==> flow/design.v <==
module incline_sat(
    input [12:0] incline,
    output [9:0] incline_sat
);
assign incline_sat = (~incline[12] && |incline[12:9]) ? 10'h1FF : 
                    (incline[12] && ~(&incline[12:9])) ? 10'h200 : incline[9:0];
endmodule
module desiredDrive(
    input [11:0] avg_torque,
    input [4:0] cadence,
    input not_pedaling,
    input [12:0] incline,
    input [2:0] scale,
    output [11:0] target_curr
);
localparam TORQUE_MIN = 12'h380;
localparam TOO_SMALL = 5'h05;
logic [9:0] inc_sat;
incline_sat i1( .incline(incline), .incline_sat(inc_sat));
logic [10:0] incline_factor;
assign incline_factor = {inc_sat[9], inc_sat[9:0]} + 11'd256;
logic [8:0] incline_factor_limit;
assign incline_factor_limit = (incline_factor[10] == 1'b1) ? 9'h000 : (incline_factor[9]) ? 9'h1FF : incline_factor[8:0];
logic [5:0] cadence_factor;
assign cadence_factor = (|cadence[4:1]) ? ({1'b0, cadence} + 6'd32) : 6'h00;
logic [12:0]torque_off;
assign torque_off = {1'b0, avg_torque} - {1'b0, TORQUE_MIN};
logic [12:0] torque_pos;
assign torque_pos = (torque_off[12] == 1'b1) ? 12'h000 : torque_off[11:0];
logic [30:0]assist_prod;
assign assist_prod = not_pedaling ? 30'h00000000 : (torque_pos * incline_factor_limit * cadence_factor * scale);
assign target_curr = (|assist_prod[29:27]) ? 12'hFFF : assist_prod[26:15];
endmodule
module desiredDrive_reg(
    input clk, rst_n,
    input [11:0] avg_torque,
    input [4:0] cadence,
    input not_pedaling,
    input [12:0] incline,
    input [2:0] scale,
    output logic [11:0] target_curr
);
logic [11:0] avg_torque_r;
logic [4:0] cadence_r;
logic not_pedaling_r;
logic [12:0] incline_r;
logic [2:0] scale_r;
logic [11:0] target_curr_nxt;
always_ff @(posedge clk, negedge rst_n) begin
    if (!rst_n) begin
        avg_torque_r <= 12'h000;
        cadence_r <= 5'h00;
        not_pedaling_r <= 1'b0;
        incline_r <= 13'h0000;
        scale_r <= 3'h0;
    end
    else begin
        avg_torque_r <= avg_torque;
        cadence_r <= cadence;
        not_pedaling_r <= not_pedaling;
        incline_r <= incline;
        scale_r <= scale;
    end
end
desiredDrive iDD(.avg_torque(avg_torque_r), .cadence(cadence_r), .not_pedaling(not_pedaling_r),
                 .incline(incline_r), .scale(scale_r), .target_curr(target_curr_nxt));
always_ff @(posedge clk, negedge rst_n) begin
    if (!rst_n)
        target_curr <= 12'h000;
    else
        target_curr <= target_curr_nxt;
end
endmodule
### Step by step through the tools: desiredDrive_reg

The steps from the RTL of desiredDrive_reg to its reports follow in flow order.
Lines are those of the file above, counted from 1.
Operators: Yosys type, input widths -> output width; for muxes data width and select width s.
The mark - stands for no value.

| set-up | value |
|---|---|
| design top | desiredDrive_reg |
| clock port | clk |
| standard-cell library | sky130hd |
| corner | tt_025C_1v80 |

### Elaborated design

Counts by Yosys on the flattened word-level netlist (proc, flatten, opt, wreduce; memories kept). Register bits leave out memories and registers merged into their read ports (data or address); mux counts leave out enables and synchronous resets folded into registers. Print and check cells are left out. Cells with the same type and inputs are merged into one.

| cells by class | value |
|---|---|
| $add $sub $neg | 3 |
| reductions and logical operators | 6 |
| shifts and indexed selects | 0 |
| multiplexer cells | 8 |
| order comparisons | 0 |
| divide/modulo/power cells | 0 |
| equality and inequality tests | 0 |
| bitwise gates (word level) | 2 |
| multipliers | 3 |

Operators by type and width:

| kind | number |
|---|---|
| $mul 12x9->21 | 1 |
| $mul 31x6->31 | 1 |
| $mul 31x3->30 | 1 |
| $mux 30 | 1 |
| $mux 12 | 2 |
| $mux 10 | 2 |
| $mux 9 | 2 |
| $sub 12x10->13 const B | 1 |
| $add 10x10->11 const B | 1 |
| $reduce_or 4->1 | 2 |
| $add 5x6->6 const B | 1 |
| $mux 6 | 1 |
| $reduce_and 4->1 | 1 |
| $reduce_or 3->1 | 1 |
| $logic_and 1x1->1 | 2 |
| $not 1->1 | 2 |

| storage and ports | value |
|---|---|
| memory bits (writable) | 0 |
| ROM bits | 0 |
| bits in latches | 0 |
| flip-flop bits (word level) | 46 |
| memories | 0 |
| clocked read ports x word width | 0 |

### Logic depth

Depth = most cells in a row (Yosys ltp): at word level without a register or memory, in the mapped netlist without a sequential cell, where the memories' decode and read muxes count.

| depth | value |
|---|---|
| depth after elaboration | 14 |
| ABC_AREA | 1 |
| depth in mapped cells | 63 |

### Synthesis result

Yosys stat after the flow's synthesis: flattened, memories mapped to cells. It holds for the ABC_AREA given above (unset counts as 0); a run with the other value may have another netlist.
The area totals of this step are shown rounded.

Cell types:

| cell type | number |
|---|---|
| sky130_fd_sc_hd__fa_1 | 174 |
| sky130_fd_sc_hd__ha_1 | 109 |
| sky130_fd_sc_hd__nand2_1 | 326 |
| sky130_fd_sc_hd__inv_1 | 318 |
| sky130_fd_sc_hd__dfrtp_1 | 46 |
| sky130_fd_sc_hd__nor2_1 | 195 |
| sky130_fd_sc_hd__a21oi_1 | 81 |
| sky130_fd_sc_hd__nand3_1 | 54 |
| sky130_fd_sc_hd__o21ai_0 | 35 |
| sky130_fd_sc_hd__xor2_1 | 17 |
| sky130_fd_sc_hd__xnor2_1 | 16 |
| sky130_fd_sc_hd__a21o_1 | 13 |
| sky130_fd_sc_hd__nand2_2 | 15 |
| sky130_fd_sc_hd__or2_2 | 15 |
| sky130_fd_sc_hd__clkbuf_1 | 19 |
| sky130_fd_sc_hd__nor3_1 | 12 |
| sky130_fd_sc_hd__nand3b_1 | 7 |
| sky130_fd_sc_hd__nand4_1 | 8 |

Not listed: further types 24, cells in them 54.

| synthesis totals | value |
|---|---|
| mapped flip-flops | 46 |
| cell count | 1,514 |
| cell area after synthesis | 11,230 µm² |
| buffers | 22 |
| sequential area | 1,151 µm² |

### Worst setup path after synthesis

Source: OpenSTA report_checks on the synthesized netlist (no wires, ideal clock, input and output delay 20% of the period each), path of least setup slack; recovery checks are left aside. Register names are those of the netlist, which keeps one name where synthesis merged equal registers.

| timing path post-synthesis | value |
|---|---|
| kind | flip-flop to flip-flop |
| from | reg incline_r[9] |
| to | reg (name not given) |
| launch time at the first pin | 0 ps |
| clock period | 13,000 ps |
| stages on the path | 58 |
| arrival | 10,746 ps |
| setup slack | 2,133 ps |
| path delay | 10,867 ps |
| period reached after synthesis | 10,867 ps |

"path delay" = arrival - input delay + setup time.
"stages on the path": output pins that drive a net of the path, with the launching flip-flop's if there is one; two outputs of one cell count as two.
"period reached after synthesis" is the clock period less the worst setup slack; recovery checks do not enter. This is arithmetic on one report: input and output delays are still those of the set period (20% each).
Between the ends stands the longest chain of elaborated cells between them, by number of cells; it is not shown to be the way that was timed. Of several equally long chains one is given.
A line is the first line of the expression or statement that the cell stems from. Yosys adds cells for indexed reads and writes and turns some case tables into memories.

| between the ends, post-synthesis | value |
|---|---|
| cell sequence | sky130_fd_sc_hd__dfrtp_1 sky130_fd_sc_hd__nor2_1 sky130_fd_sc_hd__nand2_1 sky130_fd_sc_hd__nand2_1 sky130_fd_sc_hd__inv_1 sky130_fd_sc_hd__o21ai_0 sky130_fd_sc_hd__inv_1 sky130_fd_sc_hd__ha_1 sky130_fd_sc_hd__nor2_1 sky130_fd_sc_hd__a21oi_1 sky130_fd_sc_hd__nand2_1 sky130_fd_sc_hd__fa_1 sky130_fd_sc_hd__inv_1 sky130_fd_sc_hd__fa_1 sky130_fd_sc_hd__inv_1 sky130_fd_sc_hd__fa_1 sky130_fd_sc_hd__fa_1 sky130_fd_sc_hd__inv_1 [22 not listed] sky130_fd_sc_hd__xor2_1 sky130_fd_sc_hd__or2_2 sky130_fd_sc_hd__fa_1 sky130_fd_sc_hd__inv_1 sky130_fd_sc_hd__ha_1 sky130_fd_sc_hd__nand2_1 sky130_fd_sc_hd__nor2_1 sky130_fd_sc_hd__inv_1 sky130_fd_sc_hd__nor2_1 sky130_fd_sc_hd__nor4_1 sky130_fd_sc_hd__nand2_1 sky130_fd_sc_hd__nand2_1 sky130_fd_sc_hd__nand2_1 sky130_fd_sc_hd__nor2_1 sky130_fd_sc_hd__nand2_1 sky130_fd_sc_hd__nand2_2 sky130_fd_sc_hd__buf_8 sky130_fd_sc_hd__nand2_2 |
| length of the longest elaborated chain | 14 |
| elaborated cells between the ends (all ways) | 16 |
| source lines of those cells | 6 |
| those cells by class | add/sub: 1; mul: 3; mux: 6; logic: 1; reduce/logical: 5 |

RTL lines, path post-synthesis:

| item | line | text |
|---|---|---|
| from (decl) | 46 | `logic [12:0] incline_r;` |
| from (assign) | 54 | `incline_r <= 13'h0000;` |
| from (assign) | 61 | `incline_r <= incline;` |
| $reduce_and 4->1 | 6 | `(incline[12] && ~(&incline[12:9])) ? 10'h200 : incline[9:0];` |
| $not 1->1 | 6 |  |
| $logic_and 1x1->1 | 6 |  |
| $mux 10 | 6 |  |
| $mux 10 | 5 | `assign incline_sat = (~incline[12] && \|incline[12:9]) ? 10'h1FF :` |
| $add 10x10->11 | 21 | `assign incline_factor = {inc_sat[9], inc_sat[9:0]} + 11'd256;` |
| $mux 9 x2 | 23 | `assign incline_factor_limit = (incline_factor[10] == 1'b1) ? 9'h000 : (incline_factor[9]) ? 9'h1FF : incline_f ...` |
| $mul 12x9->21 | 31 | `assign assist_prod = not_pedaling ? 30'h00000000 : (torque_pos * incline_factor_limit * cadence_factor * scale ...` |
| $mul 31x6->31 | 31 |  |
| $mul 31x3->30 | 31 |  |
| $mux 30 | 31 |  |
| $reduce_or 3->1 | 32 |  |
| $mux 12 | 32 |  |
| to (assign) | 69 |  |
| to (assign) | 71 |  |
| to (decl) | 41 |  |

### Path in the finished layout

Path of least setup slack in the final report of flow run 1 (OpenROAD, finished layout, wires in). Where an end is a register, its clock arrival counts in the times.
The path's times are printed in steps of 10 ps; the period is the one set.

| timing path post-layout | value |
|---|---|
| kind | flip-flop to flip-flop |
| from | reg incline_r[9] |
| to | reg (name not given) |
| setup slack | -70 ps |
| launch time at the first pin | 330 ps |
| clock period | 13,000 ps |
| arrival | 13,260 ps |
| stages on the path | 58 |

Between the ends stands the longest chain of elaborated cells between them, by number of cells; it is not shown to be the way that was timed. Of several equally long chains one is given.

| between the ends, post-layout | value |
|---|---|
| cell sequence | sky130_fd_sc_hd__dfrtp_1 sky130_fd_sc_hd__nor2_1 sky130_fd_sc_hd__nand2_1 sky130_fd_sc_hd__nand2_1 sky130_fd_sc_hd__inv_1 sky130_fd_sc_hd__o21ai_0 sky130_fd_sc_hd__inv_1 sky130_fd_sc_hd__ha_1 sky130_fd_sc_hd__nor2_1 sky130_fd_sc_hd__a21oi_1 sky130_fd_sc_hd__nand2_1 sky130_fd_sc_hd__fa_1 sky130_fd_sc_hd__inv_1 sky130_fd_sc_hd__fa_1 sky130_fd_sc_hd__fa_1 sky130_fd_sc_hd__inv_1 sky130_fd_sc_hd__fa_1 sky130_fd_sc_hd__inv_1 [22 not listed] sky130_fd_sc_hd__nand3_1 sky130_fd_sc_hd__xnor2_1 sky130_fd_sc_hd__or2_2 sky130_fd_sc_hd__fa_1 sky130_fd_sc_hd__inv_1 sky130_fd_sc_hd__ha_1 sky130_fd_sc_hd__inv_1 sky130_fd_sc_hd__nor3_1 sky130_fd_sc_hd__nand2_1 sky130_fd_sc_hd__nor4_1 sky130_fd_sc_hd__nand2_1 sky130_fd_sc_hd__nand3_1 sky130_fd_sc_hd__nand2_1 sky130_fd_sc_hd__nor2_1 sky130_fd_sc_hd__nand2_1 sky130_fd_sc_hd__nand2_2 sky130_fd_sc_hd__buf_12 sky130_fd_sc_hd__nand2_1 |
| length of the longest elaborated chain | 14 |
| elaborated cells between the ends (all ways) | 16 |
| source lines of those cells | 6 |
| those cells by class | add/sub: 1; mul: 3; mux: 6; logic: 1; reduce/logical: 5 |

RTL lines, path post-layout:

| item | line | text |
|---|---|---|
| from (decl) | 46 | `logic [12:0] incline_r;` |
| from (assign) | 54 | `incline_r <= 13'h0000;` |
| from (assign) | 61 | `incline_r <= incline;` |
| $reduce_and 4->1 | 6 | `(incline[12] && ~(&incline[12:9])) ? 10'h200 : incline[9:0];` |
| $not 1->1 | 6 |  |
| $logic_and 1x1->1 | 6 |  |
| $mux 10 | 6 |  |
| $mux 10 | 5 | `assign incline_sat = (~incline[12] && \|incline[12:9]) ? 10'h1FF :` |
| $add 10x10->11 | 21 | `assign incline_factor = {inc_sat[9], inc_sat[9:0]} + 11'd256;` |
| $mux 9 x2 | 23 | `assign incline_factor_limit = (incline_factor[10] == 1'b1) ? 9'h000 : (incline_factor[9]) ? 9'h1FF : incline_f ...` |
| $mul 12x9->21 | 31 | `assign assist_prod = not_pedaling ? 30'h00000000 : (torque_pos * incline_factor_limit * cadence_factor * scale ...` |
| $mul 31x6->31 | 31 |  |
| $mul 31x3->30 | 31 |  |
| $mux 30 | 31 |  |
| $reduce_or 3->1 | 32 |  |
| $mux 12 | 32 |  |
| to (assign) | 69 |  |
| to (assign) | 71 |  |
| to (decl) | 41 |  |

Module desiredDrive_reg, platform sky130hd: 3 stored runs of the flow (Yosys, OpenROAD) with differing settings, in no particular order. Input and output delays are each 20% of the period that was set; the output load is 0.01 pF.
"reached clock period" = clock period - worst setup slack. The figure is calculated, with input and output delays left at 20% of the set period.
"critical setup path time" is the time allowed to the run's worst setup path (the clock period less input and output delay, where it has them) less its slack. Clock arrival times count: a late capture clock shortens it, a late launch clock lengthens it.
"critical setup path time" is known to 10 ps.
Results are given in rounded form.
Among the settings, -- means not set for that run.

| run name | ABC_AREA | CAP_MARGIN | CELL_PAD_IN_SITES_GLOBAL_PLACEMENT | CORE_ASPECT_RATIO | CORE_UTILIZATION | CTS_CLUSTER_DIAMETER | CTS_CLUSTER_SIZE | GPL_ROUTABILITY_DRIVEN | HOLD_SLACK_MARGIN | MIN_ROUTING_LAYER | PLACE_DENSITY_LB_ADDON | SETUP_SLACK_MARGIN | SLEW_MARGIN | TNS_END_PERCENT | period_ns | CORE_MARGIN | PLACE_DENSITY | GPL_TIMING_DRIVEN | MAX_ROUTING_LAYER | chip area after synthesis (Yosys) (µm²) | total die area (µm²) | std-cell area (final layout) (µm²) | post-route utilization | smallest setup slack (ps) | total negative setup slack (ps) | worst hold slack in the final report (ps) | reached clock period (ps) | critical setup path time (ps) | worst setup path type |
|---|---|---|---|---|---|---|---|---|---|---|---|---|---|---|---|---|---|---|---|---|---|---|---|---|---|---|---|---|---|
| flow run 1 | 1 | 10 | 3 | 1.76 | 40 | 214 | 12 | 1 | 0.19 | met2 | 0.24 | -1.13 | 20 | 35 | 13.0 | 2 | -- | -- | -- | 11,230 | 29,480 | 12,400 | 0.448 | -73 | -512 | 729 | 13,073 | 13,070 | flip-flop to flip-flop |
| flow run 2 | 1 | 10 | 3 | 1.76 | 40 | 31 | -- | 0 | 0.19 | -- | -- | -- | 35 | 100 | 13.0 | 2 | 0.4 | -- | -- | 11,230 | 29,480 | 12,480 | 0.451 | 843 | 0 | 665 | 12,157 | 12,160 | flip-flop to flip-flop |
| flow run 3 | 1 | 0 | -- | -- | 39 | 198 | 43 | 0 | -0.04 | -- | 0.21 | 2.67 | 35 | 90 | 14.5 | 8 | -- | 1 | met5 | 11,230 | 34,480 | 13,060 | 0.458 | 3,198 | 0 | 651 | 11,302 | 11,300 | flip-flop to flip-flop |
